==> flow/design.v <==
module processor(
input   clk,
input   rst,
input   inst_valid,
input   [63:0] p_rdata,
output  reg [31:0] p_wdata,
output  reg done
    );
parameter IDLE = 0;
parameter INST = 1;
parameter ADD  = 2;
parameter SUB  = 3;
parameter MUL  = 4;
parameter TRAN = 5;
parameter DET  = 6;
parameter DONE = 7;
reg [2:0] state,n_state;
reg [4:0] inst;
reg  [6:0] A_0,A_1,A_2,A_3,B_0,B_1,B_2,B_3;
always@(posedge clk or posedge rst) begin
    if(rst) begin
        state <= 0;
    end
    else begin
        state <= n_state;
    end
end
always@(*) begin
    case(state)
    IDLE:begin
        n_state =(inst_valid == 1)? INST : IDLE; 
    end
    INST:begin
        case(inst)
            5'b00001:   n_state = ADD;
            5'b00010:   n_state = SUB;
            5'b00100:   n_state = MUL;
            5'b01000:   n_state = TRAN;
            5'b10000:   n_state = DET;
            default:     n_state = IDLE;
        endcase
    end
    ADD:begin
        n_state = DONE;
    end
    SUB:begin
        n_state = DONE;
    end
    MUL:begin
        n_state = DONE;
    end
    TRAN:begin
        n_state = DONE;
    end
    DET:begin
        n_state = DONE;
    end
    DONE:begin
        n_state = IDLE;
    end
    default:begin
        n_state = IDLE;
    end
    endcase
end
always@(posedge clk) begin
    case(state)
    IDLE:begin
         p_wdata <= 0;
         done    <= 0;
         inst <= (inst_valid == 1)? p_rdata[60:56] : 5'd0;
         A_0  <= (inst_valid == 1)? p_rdata[6:0] : 7'd0;
         A_1  <= (inst_valid == 1)? p_rdata[13:7] : 7'd0;
         A_2  <= (inst_valid == 1)? p_rdata[20:14] : 7'd0;
         A_3  <= (inst_valid == 1)? p_rdata[27:21] : 7'd0;
         B_0  <= (inst_valid == 1)? p_rdata[34:28] : 7'd0;
         B_1  <= (inst_valid == 1)? p_rdata[41:35] : 7'd0;
         B_2  <= (inst_valid == 1)? p_rdata[48:42] : 7'd0;
         B_3  <= (inst_valid == 1)? p_rdata[55:49] : 7'd0;
    end
    INST:begin
    end
    ADD:begin
        p_wdata[6:0]   <= A_0 + B_0;
        p_wdata[13:7]  <= A_1 + B_1;
        p_wdata[20:14] <= A_2 + B_2;
        p_wdata[27:21] <= A_3 + B_3;
        p_wdata[31:28] <= 4'd0;
        done <= 1;
    end
    SUB:begin
        p_wdata[6:0]   <= A_0 - B_0;
        p_wdata[13:7]  <= A_1 - B_1;
        p_wdata[20:14] <= A_2 - B_2;
        p_wdata[27:21] <= A_3 - B_3;
        p_wdata[31:28] <= 4'd0;
        done <= 1;
    end
    MUL:begin
        p_wdata[6:0]     <= (A_0 * B_0) + (A_1 * B_2);
        p_wdata[13:7]    <= (A_0 * B_1) + (A_1 * B_3);
        p_wdata[20:14]   <= (A_2 * B_0) + (A_3 * B_2);
        p_wdata[27:21]   <= (A_2 * B_1) + (A_3 * B_3);
        p_wdata[31:28] <= 4'd0;
        done <= 1;
    end
    TRAN:begin
        p_wdata[6:0]     <= A_0;
        p_wdata[13:7]    <= A_2;
        p_wdata[20:14]   <= A_1;
        p_wdata[27:21]   <= A_3; 
        p_wdata[31:28] <= 4'd0;
        done <= 1;
    end
    DET:begin
        p_wdata[6:0]     <= (A_0 * A_3) - (A_1 * A_2);
        p_wdata[31:6] <= 25'd0;
        done <= 1;
    end
    DONE:begin
        done <= 0;
    end
    default:begin
        p_wdata <= 0;
        done    <= 0;
    end
    endcase
end
endmodule
module controller(
input clk,
input rst,
input done,
input  [31:0] p_wdata,
input  [31:0] b_rdata,
output reg [31:0] b_wdata,
output [63:0] p_rdata,
output reg [31:0] addr,
output reg inst_valid,
output reg [3:0] we,
output reg en
    );
parameter bram_base_addr   = 32'h00000000;  
parameter result_base_addr   =  32'h00000000 ; 
parameter RESET_1     = 0;
parameter RESET_2     = 1;
parameter IDLE      = 2;
parameter R_BEGIN_1 = 3;
parameter R_BEGIN_2 = 4;
parameter READ_1    = 5;
parameter READ_2    = 6;
parameter READ_3    = 7;
parameter READ_4    = 8;
parameter WAIT      = 9;
parameter WRITE_1   = 10;
parameter WRITE_2   = 11;
reg [31:0] data1,data2;
reg start;
reg [3:0]  state,n_state;
reg [31:0] counter_r,counter_w;
reg [31:0] count,count_goal;
assign   p_rdata = {data2,data1};
always@(posedge clk or posedge rst) begin
    if(rst) begin
        state <= RESET_1;
    end
    else begin
        state <= n_state;
    end
end
always@(*) begin
    case(state)
        RESET_1:begin
            n_state = RESET_2;
        end
        RESET_2:begin
            n_state = (count == count_goal)? IDLE : RESET_2;
        end
        IDLE:begin
            n_state = (start)? READ_1 : R_BEGIN_1;
        end
        R_BEGIN_1:begin
             n_state = R_BEGIN_2;
        end
        R_BEGIN_2:begin
             n_state = IDLE;
        end
        READ_1:begin
            n_state = READ_2;
        end
        READ_2:begin
            n_state = READ_3;
        end
        READ_3:begin
            n_state = READ_4;
        end
        READ_4:begin
            n_state = WAIT;
        end
        WAIT:begin
            n_state = (done)? WRITE_1 : WAIT;
        end
        WRITE_1:begin
            n_state = WRITE_2;
        end
        WRITE_2:begin
            n_state = IDLE;
        end 
        default: begin
            n_state = IDLE;
        end 
    endcase
end
always@(posedge clk) begin
    case(state)
        RESET_1:begin
            inst_valid <= 0;
            counter_r    <= 32'd4;
            counter_w    <= 32'd40;
            addr       <= 0;
            we         <= 4'h0;
            en         <= 0;
            start      <= 0;
            data1      <= 0;
            data2      <= 0;
            count      <= 0;
            count_goal <=15; 
            b_wdata    <= 0;
        end 
        RESET_2:begin
            en         <= (count == count_goal)? 1:0;
            count      <= (count == count_goal)? 0 : count +1;
        end
        IDLE:begin
            addr <= (start)? bram_base_addr + counter_r : bram_base_addr;
            we   <= 0;
        end
        R_BEGIN_1:begin
             addr <= addr;
        end
        R_BEGIN_2:begin
              start <= (b_rdata[31] == 1)? 1:0;
        end
        READ_1:begin
            addr <= addr;
            counter_r <= counter_r + 32'd4;
        end
        READ_2:begin
            data1  <= b_rdata;
            addr <= bram_base_addr + counter_r;
        end
        READ_3:begin
            addr <= addr;
            counter_r <= counter_r + 32'd4;
        end
        READ_4:begin
            data2  <= b_rdata;
            counter_r <= counter_r + 32'd4;
        end
        WAIT:begin
            inst_valid <= 1;
            b_wdata    <= (done == 1)? p_wdata : 0;
        end
        WRITE_1:begin
            inst_valid <= 0;
            addr <= result_base_addr + counter_w;
            we   <= 4'hf;
        end
        WRITE_2:begin
            counter_w    <= counter_w + 32'd4;
            we   <= 4'hf;
            start <= 0;
        end 
        default: begin
            inst_valid <= 0;
            counter_r    <= 32'd4;
            counter_w    <= 32'd40;
            addr       <= 0;
            we         <= 4'h0;
            en         <= 0;
            start      <= 0;
            data1      <= 0;
            data2      <= 0;
            count      <= 0;
            count_goal <=15; 
            b_wdata    <= 0;
        end 
    endcase
end
endmodule
`timescale 1ns / 1ps
module top(
input clk,
input rst,
input  [31:0] b_rdata,
output [31:0] b_wdata,
output [31:0] addr,
output [3:0] we,
output en,
output rstout
    );
wire inst_valid;
wire [63:0] p_rdata;
wire [31:0] p_wdata;
wire done;
assign rstout = ~rst;
processor po(
        .clk(clk),
        .rst(rstout),
        .inst_valid(inst_valid),
        .p_rdata(p_rdata),
        .p_wdata(p_wdata),
        .done(done)
    );
controller co(
        .clk(clk),
        .rst(rstout),
        .done(done),
        .p_wdata(p_wdata),
        .b_rdata(b_rdata),
        .b_wdata(b_wdata),   
        .p_rdata(p_rdata),
        .addr(addr),
        .inst_valid(inst_valid),
        .we(we),
        .en(en)
    );
endmodule
Wiki page: top / tool data

Step by step through the tools: top
Tool output for the design above before and after an edit, in the order of the flow.
"before" refers to lines of the RTL above, "after" to lines of the edited file.
"diff": "after" minus "before" as printed here. "rel_change_pct": 100 x difference / "before".
Cell names lack the library's common part.
{"block": "setup", "design": "top", "clk_port": "clk", "library": "sky130hd", "pvt_corner": "tt_025C_1v80"}

Edit of the RTL
Unified diff, file above to edited file.
A script made this edit. It changes what the design does and was not meant as an optimisation.
begin of diff
@@ -90,5 +90,5 @@
     end
     SUB:begin
-        p_wdata[6:0]   <= A_0 - B_0;
+        p_wdata[6:0]   <= A_0 + B_0;
         p_wdata[13:7]  <= A_1 - B_1;
         p_wdata[20:14] <= A_2 - B_2;
end of diff

Elaborated design
Yosys after proc, flatten, opt, wreduce and memory -nomap, before mapping. Memory bits, and registers merged into a memory's read port (data or address), are not among the register bits. Print and check cells are not counted. Equal cells are merged and count once.
{"block": "bits", "element": "ff_bits", "before": 325, "after": 325, "diff": 0, "rel_change_pct": 0.00}
{"block": "op_classes", "element": "add_sub_neg", "before": 16, "after": 15, "diff": -1, "rel_change_pct": -6.25}
{"block": "op_classes", "element": "n_mul", "before": 10, "after": 10, "diff": 0, "rel_change_pct": 0.00}
{"block": "op_classes", "element": "muxes", "before": 29, "after": 29, "diff": 0, "rel_change_pct": 0.00}
{"block": "op_classes", "element": "n_eq", "before": 24, "after": 24, "diff": 0, "rel_change_pct": 0.00}
{"block": "op_classes", "element": "n_reduce_logical", "before": 20, "after": 22, "diff": 2, "rel_change_pct": 10.00}
{"block": "op_classes", "element": "logic", "before": 1, "after": 1, "diff": 0, "rel_change_pct": 0.00}
{"block": "ops", "operator": "7-bit subtractor", "before": 4, "after": 3, "diff": -1, "rel_change_pct": -25.00}
{"block": "ops", "operator": "2-bit OR reduction", "before": 3, "after": 4, "diff": 1, "rel_change_pct": 33.33}
{"block": "ops", "operator": "1-bit case mux with 5-bit select", "before": 1, "after": 0, "diff": -1, "rel_change_pct": -100.00}
{"block": "ops", "operator": "6-bit case mux with 6-bit select", "before": 1, "after": 0, "diff": -1, "rel_change_pct": -100.00}
{"block": "ops", "operator": "5-bit nonzero test", "before": 1, "after": 2, "diff": 1, "rel_change_pct": 100.00}
{"block": "ops", "operator": "6-bit nonzero test", "before": 1, "after": 0, "diff": -1, "rel_change_pct": -100.00}
{"block": "ops", "operator": "1-bit case mux with 4-bit select", "before": 0, "after": 1, "diff": 1}
{"block": "ops", "operator": "6-bit case mux with 5-bit select", "before": 0, "after": 1, "diff": 1}
{"block": "ops", "operator": "4-bit nonzero test", "before": 0, "after": 1, "diff": 1}
{"block": "ops", "operator": "7-bit adder", "before": 8, "after": 8, "diff": 0, "rel_change_pct": 0.00}
{"block": "ops", "operator": "7-bit by 7-bit multiplier with 7-bit output", "before": 8, "after": 8, "diff": 0, "rel_change_pct": 0.00}
{"block": "ops", "operator": "32-bit case mux with 2-bit select", "before": 5, "after": 5, "diff": 0, "rel_change_pct": 0.00}
{"block": "ops", "operator": "10-bit OR reduction", "before": 5, "after": 5, "diff": 0, "rel_change_pct": 0.00}
{"block": "ops", "operator": "3-bit equality test with constant B", "before": 4, "after": 4, "diff": 0, "rel_change_pct": 0.00}
{"block": "ops", "operator": "4-bit by 3-bit equality test with 1-bit output with constant B", "before": 4, "after": 4, "diff": 0, "rel_change_pct": 0.00}
{"block": "ops", "operator": "4-bit equality test with constant B", "before": 4, "after": 4, "diff": 0, "rel_change_pct": 0.00}
{"block": "ops", "operator": "1-bit case mux with 2-bit select", "before": 4, "after": 4, "diff": 0, "rel_change_pct": 0.00}
{"block": "ops", "operator": "1-bit two-way mux", "before": 3, "after": 3, "diff": 0, "rel_change_pct": 0.00}
{"block": "ops", "operator": "7-bit case mux with 5-bit select", "before": 3, "after": 3, "diff": 0, "rel_change_pct": 0.00}
{"block": "ops", "operator": "8-bit OR reduction", "before": 3, "after": 3, "diff": 0, "rel_change_pct": 0.00}
{"block": "ops", "operator": "32-bit by 3-bit adder with 32-bit output with constant B", "before": 2, "after": 2, "diff": 0, "rel_change_pct": 0.00}
{"block": "ops", "operator": "3-bit by 2-bit equality test with 1-bit output with constant B", "before": 2, "after": 2, "diff": 0, "rel_change_pct": 0.00}
{"block": "ops", "operator": "4-bit by 2-bit equality test with 1-bit output with constant B", "before": 2, "after": 2, "diff": 0, "rel_change_pct": 0.00}
{"block": "ops", "operator": "7-bit by 7-bit multiplier with 6-bit output", "before": 2, "after": 2, "diff": 0, "rel_change_pct": 0.00}
{"block": "ops", "operator": "2-bit two-way mux", "before": 2, "after": 2, "diff": 0, "rel_change_pct": 0.00}
{"block": "ops", "operator": "32-bit two-way mux", "before": 2, "after": 2, "diff": 0, "rel_change_pct": 0.00}
{"block": "ops", "operator": "9-bit OR reduction", "before": 2, "after": 2, "diff": 0, "rel_change_pct": 0.00}
{"block": "ops", "operator": "32-bit by 1-bit adder with 32-bit output with constant B", "before": 1, "after": 1, "diff": 0, "rel_change_pct": 0.00}
The list need not be complete.

Longest topological paths
Depth = most cells in a row (Yosys ltp): at word level without a register or memory, in the mapped netlist without a sequential cell, where the memories' decode and read muxes count.
{"block": "logic_depth", "element": "word_depth", "before": 3, "after": 3, "diff": 0, "rel_change_pct": 0.00}
{"block": "logic_depth", "element": "ABC_AREA", "before": "0", "after": "0"}
{"block": "logic_depth", "element": "ltp_mapped", "before": 21, "after": 20, "diff": -1, "rel_change_pct": -4.76}
{"block": "logic_depth", "element": "mapped_depth_nobuf", "before": 20, "after": 18, "diff": -2, "rel_change_pct": -10.00}

Synthesis result
Source: synth_stat.txt of the flow (Yosys; design flattened, memories mapped). It holds for the ABC_AREA given above (unset counts as 0); a run with the other value may have another netlist.
{"block": "synth_totals", "element": "seqArea_um2", "before": 9661.8, "after": 9661.8, "diff": 0.0, "rel_change_pct": 0.00}
{"block": "synth_totals", "element": "synth_area_um2", "before": 22231.3, "after": 22180.0, "diff": -51.3, "rel_change_pct": -0.23}
{"block": "synth_totals", "element": "cells", "before": 2020, "after": 2022, "diff": 2, "rel_change_pct": 0.10}
{"block": "synth_totals", "element": "ff_cells", "before": 325, "after": 325, "diff": 0, "rel_change_pct": 0.00}
{"block": "by_type", "type": "nor2_1", "before": 120, "after": 94, "diff": -26, "rel_change_pct": -21.67}
{"block": "by_type", "type": "xor2_1", "before": 78, "after": 61, "diff": -17, "rel_change_pct": -21.79}
{"block": "by_type", "type": "a21o_1", "before": 23, "after": 14, "diff": -9, "rel_change_pct": -39.13}
{"block": "by_type", "type": "or3_1", "before": 9, "after": 18, "diff": 9, "rel_change_pct": 100.00}
{"block": "by_type", "type": "inv_1", "before": 173, "after": 181, "diff": 8, "rel_change_pct": 4.62}
{"block": "by_type", "type": "nand2_1", "before": 162, "after": 170, "diff": 8, "rel_change_pct": 4.94}
{"block": "by_type", "type": "o21ai_0", "before": 34, "after": 42, "diff": 8, "rel_change_pct": 23.53}
{"block": "by_type", "type": "nor3_1", "before": 10, "after": 18, "diff": 8, "rel_change_pct": 80.00}
{"block": "by_type", "type": "and4_1", "before": 7, "after": 14, "diff": 7, "rel_change_pct": 100.00}
{"block": "by_type", "type": "xnor2_1", "before": 165, "after": 159, "diff": -6, "rel_change_pct": -3.64}
{"block": "by_type", "type": "ha_1", "before": 162, "after": 156, "diff": -6, "rel_change_pct": -3.70}
{"block": "by_type", "type": "nor2b_1", "before": 8, "after": 14, "diff": 6, "rel_change_pct": 75.00}
{"block": "by_type", "type": "o31ai_1", "before": 0, "after": 6, "diff": 6}
{"block": "by_type", "type": "nand3_1", "before": 33, "after": 28, "diff": -5, "rel_change_pct": -15.15}
{"block": "by_type", "type": "or4_1", "before": 3, "after": 8, "diff": 5, "rel_change_pct": 166.67}
{"block": "by_type", "type": "o21a_1", "before": 1, "after": 6, "diff": 5, "rel_change_pct": 500.00}
{"block": "by_type", "type": "a21oi_1", "before": 39, "after": 43, "diff": 4, "rel_change_pct": 10.26}
{"block": "by_type", "type": "a22oi_1", "before": 16, "after": 12, "diff": -4, "rel_change_pct": -25.00}
The list need not be complete.
By module: a second synthesis without flattening, with its own total; a netlist apart from the flattened one above.
{"block": "hier_totals", "element": "hier_cells", "before": 2104, "after": 2096, "diff": -8, "rel_change_pct": -0.38}
{"block": "hier_totals", "element": "hier_area_um2", "before": 22915.7, "after": 22803.1, "diff": -112.6, "rel_change_pct": -0.49}
Rows give one instance, submodules left out.
{"block": "modules_before", "module": "processor", "cells": 1283, "seq_area_um2": 2904.0, "n_inst": 1, "mod_area_um2": 12360.6}
{"block": "modules_before", "module": "controller", "cells": 820, "seq_area_um2": 6967.9, "n_inst": 1, "mod_area_um2": 10551.4}
{"block": "modules_before", "module": "top", "cells": 1, "seq_area_um2": 0.0, "n_inst": 1, "mod_area_um2": 3.8}
{"block": "modules_after", "module": "processor", "cells": 1275, "seq_area_um2": 2904.0, "n_inst": 1, "mod_area_um2": 12248.0}
{"block": "modules_after", "module": "controller", "cells": 820, "seq_area_um2": 6967.9, "n_inst": 1, "mod_area_um2": 10551.4}
{"block": "modules_after", "module": "top", "cells": 1, "seq_area_um2": 0.0, "n_inst": 1, "mod_area_um2": 3.8}

Path before layout
Source: OpenSTA report_checks on the synthesized netlist (no wires, ideal clock, input and output delay 20% of the period each), path of least setup slack; recovery checks are left aside. Register names are those of the netlist, which keeps one name where synthesis merged equal registers.
{"block": "synth_path", "element": "path_type", "before": "reg-to-reg", "after": "reg-to-reg"}
{"block": "synth_path", "element": "from", "before": "reg po.A_0[1]", "after": "reg po.A_2[1]"}
{"block": "synth_path", "element": "to", "before": "reg po.p_wdata[6]", "after": "reg po.p_wdata[20]"}
{"block": "synth_path", "element": "path_stages", "before": 21, "after": 21, "diff": 0, "rel_change_pct": 0.00}
{"block": "synth_path", "element": "path_delay_ns", "before": 5.549, "after": 5.666, "diff": 0.117, "rel_change_pct": 2.11}
{"block": "synth_path", "element": "path_buffers", "before": 1, "after": 2, "diff": 1, "rel_change_pct": 100.00}
{"block": "synth_path", "element": "t_first_pin_ns", "before": 0.000, "after": 0.000, "diff": 0.000}
{"block": "synth_path", "element": "clock_period_ns", "before": 6.0, "after": 6.0, "diff": 0.0, "rel_change_pct": 0.00}
{"block": "synth_path", "element": "slack_ns", "before": 0.450, "after": 0.334, "diff": -0.116}
{"block": "synth_path", "element": "arrival_time_ns", "before": 5.281, "after": 5.405, "diff": 0.124, "rel_change_pct": 2.35}
{"block": "synth_path", "element": "synth_period_reached_ns", "before": 5.55, "after": 5.666, "diff": 0.116, "rel_change_pct": 2.09}
"path_delay_ns" = arrival - input delay + setup time.
"path_stages": output pins that drive a net of the path, with the launching flip-flop's if there is one; two outputs of one cell count as two.
"synth_period_reached_ns" is the clock period less the worst setup slack; recovery checks do not enter. This is arithmetic on one report: input and output delays are still those of the set period (20% each).
Between the ends stands the longest chain of elaborated cells between them, by number of cells; it is not shown to be the way that was timed. Of several equally long chains one is given.
Each line given opens the expression or statement behind the cell; cells for indexed reads and writes are added by Yosys, which also makes memories of some case tables.
A register here has more assigning lines than the two given.
{"block": "synth_between_before", "path_cell_list": "edfxtp_1 -> clkbuf_1 -> and2_1 -> fa_1 -> inv_1 -> fa_1 -> inv_1 -> fa_1 -> inv_1 -> fa_1 -> inv_1 -> fa_1 -> fa_1 -> ha_1 -> o21ai_0 -> o21bai_1 -> a21oi_1 -> xnor3_1 -> xor2_1 -> nand2_1 -> a22oi_1", "elab_chain_len": 3}
{"block": "synth_lines_before", "element": "start, declared", "line_no": 19, "source": "reg  [6:0] A_0,A_1,A_2,A_3,B_0,B_1,B_2,B_3;"}
{"block": "synth_lines_before", "element": "start, assigned", "line_no": 72, "source": "A_0  <= (inst_valid == 1)? p_rdata[6:0] : 7'd0;"}
{"block": "synth_lines_before", "element": "7-bit by 7-bit multiplier with 7-bit output", "line_no": 100, "source": "p_wdata[6:0]     <= (A_0 * B_0) + (A_1 * B_2);"}
{"block": "synth_lines_before", "element": "7-bit adder", "line_no": 100}
{"block": "synth_lines_before", "element": "1-bit case mux with 5-bit select", "line_no": 67, "source": "case(state)"}
{"block": "synth_lines_before", "element": "end, assigned", "line_no": 84, "source": "p_wdata[6:0]   <= A_0 + B_0;"}
{"block": "synth_lines_before", "element": "end, assigned", "line_no": 92, "source": "p_wdata[6:0]   <= A_0 - B_0;"}
{"block": "synth_lines_before", "element": "end, declared", "line_no": 6, "source": "output  reg [31:0] p_wdata,"}
{"block": "synth_between_after", "path_cell_list": "edfxtp_1 -> clkbuf_2 -> clkbuf_1 -> nand2_1 -> fa_1 -> inv_1 -> fa_1 -> inv_1 -> fa_1 -> inv_1 -> fa_1 -> inv_1 -> fa_1 -> inv_1 -> fa_1 -> xnor2_1 -> xnor2_1 -> xnor2_1 -> xnor3_1 -> xnor2_1 -> a221o_1", "elab_chain_len": 3}
{"block": "synth_lines_after", "element": "start, declared", "line_no": 19, "source": "reg  [6:0] A_0,A_1,A_2,A_3,B_0,B_1,B_2,B_3;"}
{"block": "synth_lines_after", "element": "start, assigned", "line_no": 74, "source": "A_2  <= (inst_valid == 1)? p_rdata[20:14] : 7'd0;"}
{"block": "synth_lines_after", "element": "7-bit by 7-bit multiplier with 7-bit output", "line_no": 102, "source": "p_wdata[20:14]   <= (A_2 * B_0) + (A_3 * B_2);"}
{"block": "synth_lines_after", "element": "7-bit adder", "line_no": 102}
{"block": "synth_lines_after", "element": "7-bit case mux with 5-bit select", "line_no": 67, "source": "case(state)"}
{"block": "synth_lines_after", "element": "end, assigned", "line_no": 86, "source": "p_wdata[20:14] <= A_2 + B_2;"}
{"block": "synth_lines_after", "element": "end, assigned", "line_no": 94, "source": "p_wdata[20:14] <= A_2 - B_2;"}
{"block": "synth_lines_after", "element": "end, declared", "line_no": 6, "source": "output  reg [31:0] p_wdata,"}

Worst path after layout
From the final timing report of the runs of pair A: the path of least setup slack in the routed layout; clock arrival at registers is part of the times.
{"block": "layout_path", "element": "path_type", "before": "reg-to-reg", "after": "reg-to-reg"}
{"block": "layout_path", "element": "from", "before": "reg po.A_1[0]", "after": "reg po.B_0[4]"}
{"block": "layout_path", "element": "to", "before": "reg po.p_wdata[13]", "after": "reg po.p_wdata[20]"}
{"block": "layout_path", "element": "arrival_time_ns", "before": 5.75, "after": 5.81, "diff": 0.06, "rel_change_pct": 1.04}
{"block": "layout_path", "element": "path_buffers", "before": 1, "after": 0, "diff": -1, "rel_change_pct": -100.00}
{"block": "layout_path", "element": "clock_period_ns", "before": 5.68, "after": 5.68, "diff": 0.00, "rel_change_pct": 0.00}
{"block": "layout_path", "element": "path_stages", "before": 21, "after": 19, "diff": -2, "rel_change_pct": -9.52}
{"block": "layout_path", "element": "slack_ns", "before": 0.25, "after": 0.17, "diff": -0.08}
{"block": "layout_path", "element": "t_first_pin_ns", "before": 0.56, "after": 0.56, "diff": 0.00, "rel_change_pct": 0.00}
Between the ends stands the longest chain of elaborated cells between them, by number of cells; it is not shown to be the way that was timed. Of several equally long chains one is given.
A register here has more assigning lines than the two given.
{"block": "layout_between_before", "path_cell_list": "edfxtp_1 -> buf_4 -> and2_1 -> ha_1 -> ha_1 -> inv_1 -> fa_1 -> inv_1 -> fa_1 -> inv_1 -> fa_1 -> fa_1 -> inv_1 -> ha_1 -> o21ai_0 -> o21bai_1 -> a21oi_2 -> xnor3_1 -> xnor2_1 -> a222oi_1 -> inv_1", "elab_chain_len": 3}
{"block": "layout_lines_before", "element": "start, declared", "line_no": 19, "source": "reg  [6:0] A_0,A_1,A_2,A_3,B_0,B_1,B_2,B_3;"}
{"block": "layout_lines_before", "element": "start, assigned", "line_no": 73, "source": "A_1  <= (inst_valid == 1)? p_rdata[13:7] : 7'd0;"}
{"block": "layout_lines_before", "element": "7-bit by 7-bit multiplier with 7-bit output", "line_no": 101, "source": "p_wdata[13:7]    <= (A_0 * B_1) + (A_1 * B_3);"}
{"block": "layout_lines_before", "element": "7-bit adder", "line_no": 101}
{"block": "layout_lines_before", "element": "7-bit case mux with 5-bit select", "line_no": 67, "source": "case(state)"}
{"block": "layout_lines_before", "element": "end, assigned", "line_no": 85, "source": "p_wdata[13:7]  <= A_1 + B_1;"}
{"block": "layout_lines_before", "element": "end, assigned", "line_no": 93, "source": "p_wdata[13:7]  <= A_1 - B_1;"}
{"block": "layout_lines_before", "element": "end, declared", "line_no": 6, "source": "output  reg [31:0] p_wdata,"}
{"block": "layout_between_after", "path_cell_list": "edfxtp_1 -> nand2_1 -> fa_1 -> inv_1 -> fa_1 -> inv_1 -> fa_1 -> inv_1 -> fa_1 -> inv_1 -> fa_1 -> inv_1 -> fa_1 -> xnor2_2 -> xnor2_1 -> xnor2_1 -> xnor3_1 -> xnor2_1 -> a221o_1", "elab_chain_len": 3}
{"block": "layout_lines_after", "element": "start, declared", "line_no": 19, "source": "reg  [6:0] A_0,A_1,A_2,A_3,B_0,B_1,B_2,B_3;"}
{"block": "layout_lines_after", "element": "start, assigned", "line_no": 76, "source": "B_0  <= (inst_valid == 1)? p_rdata[34:28] : 7'd0;"}
{"block": "layout_lines_after", "element": "7-bit by 7-bit multiplier with 7-bit output", "line_no": 102, "source": "p_wdata[20:14]   <= (A_2 * B_0) + (A_3 * B_2);"}
{"block": "layout_lines_after", "element": "7-bit adder", "line_no": 102}
{"block": "layout_lines_after", "element": "7-bit case mux with 5-bit select", "line_no": 67, "source": "case(state)"}
{"block": "layout_lines_after", "element": "end, assigned", "line_no": 86, "source": "p_wdata[20:14] <= A_2 + B_2;"}
{"block": "layout_lines_after", "element": "end, assigned", "line_no": 94, "source": "p_wdata[20:14] <= A_2 - B_2;"}
{"block": "layout_lines_after", "element": "end, declared", "line_no": 6, "source": "output  reg [31:0] p_wdata,"}

Measured runs
Runs of the flow (Yosys, OpenROAD) on both versions; the two runs of a pair have the same settings. The constraints put input and output delay at 20% of the set period each and load the outputs with 0.01 pF.
{"block": "settings_pair_A", "period_ns": 5.68, "CAP_MARGIN": 20, "CORE_MARGIN": 2, "CORE_UTILIZATION": 40, "SLEW_MARGIN": 20}
{"block": "results_pair_A", "element": "design_die_area_um2", "before": 57480.1, "after": 57350.7, "diff": -129.4, "rel_change_pct": -0.23}
{"block": "results_pair_A", "element": "yosys.chip_area_um2", "before": 22231.3, "after": 22180.0, "diff": -51.3, "rel_change_pct": -0.23}
{"block": "results_pair_A", "element": "layout_utilization_pct", "before": 47.0, "after": 46.7, "diff": -0.3}
{"block": "results_pair_A", "element": "period_reached_ns", "before": 5.429, "after": 5.505, "diff": 0.076, "rel_change_pct": 1.40}
{"block": "results_pair_A", "element": "power_total_uw", "before": 5710, "after": 5675, "diff": -35, "rel_change_pct": -0.61}
{"block": "results_pair_A", "element": "setup_ws_ns", "before": 0.251, "after": 0.175, "diff": -0.076}
{"block": "settings_pair_B", "CAP_MARGIN": 25, "CORE_ASPECT_RATIO": 0.85, "CORE_UTILIZATION": 18, "CTS_CLUSTER_DIAMETER": 389, "CTS_CLUSTER_SIZE": 24, "MAX_ROUTING_LAYER": "met4", "SLEW_MARGIN": 5, "period_ns": 8.1, "CORE_MARGIN": 2}
{"block": "results_pair_B", "element": "design_die_area_um2", "before": 126343.0, "after": 126056.0, "diff": -287.0, "rel_change_pct": -0.23}
{"block": "results_pair_B", "element": "yosys.chip_area_um2", "before": 22231.3, "after": 22180.0, "diff": -51.3, "rel_change_pct": -0.23}
{"block": "results_pair_B", "element": "layout_utilization_pct", "before": 21.0, "after": 21.0, "diff": 0.0}
{"block": "results_pair_B", "element": "period_reached_ns", "before": 6.049, "after": 5.927, "diff": -0.122, "rel_change_pct": -2.02}
{"block": "results_pair_B", "element": "power_total_uw", "before": 3207, "after": 3233, "diff": 26, "rel_change_pct": 0.81}
{"block": "results_pair_B", "element": "setup_ws_ns", "before": 2.051, "after": 2.173, "diff": 0.122}
By "period_reached_ns" is meant the clock period of the run minus its worst setup slack. This is arithmetic on one report: input and output delays are still those of the set period (20% each).
"power_total_uw" is the tool's figure for a default switching activity; nothing was simulated.
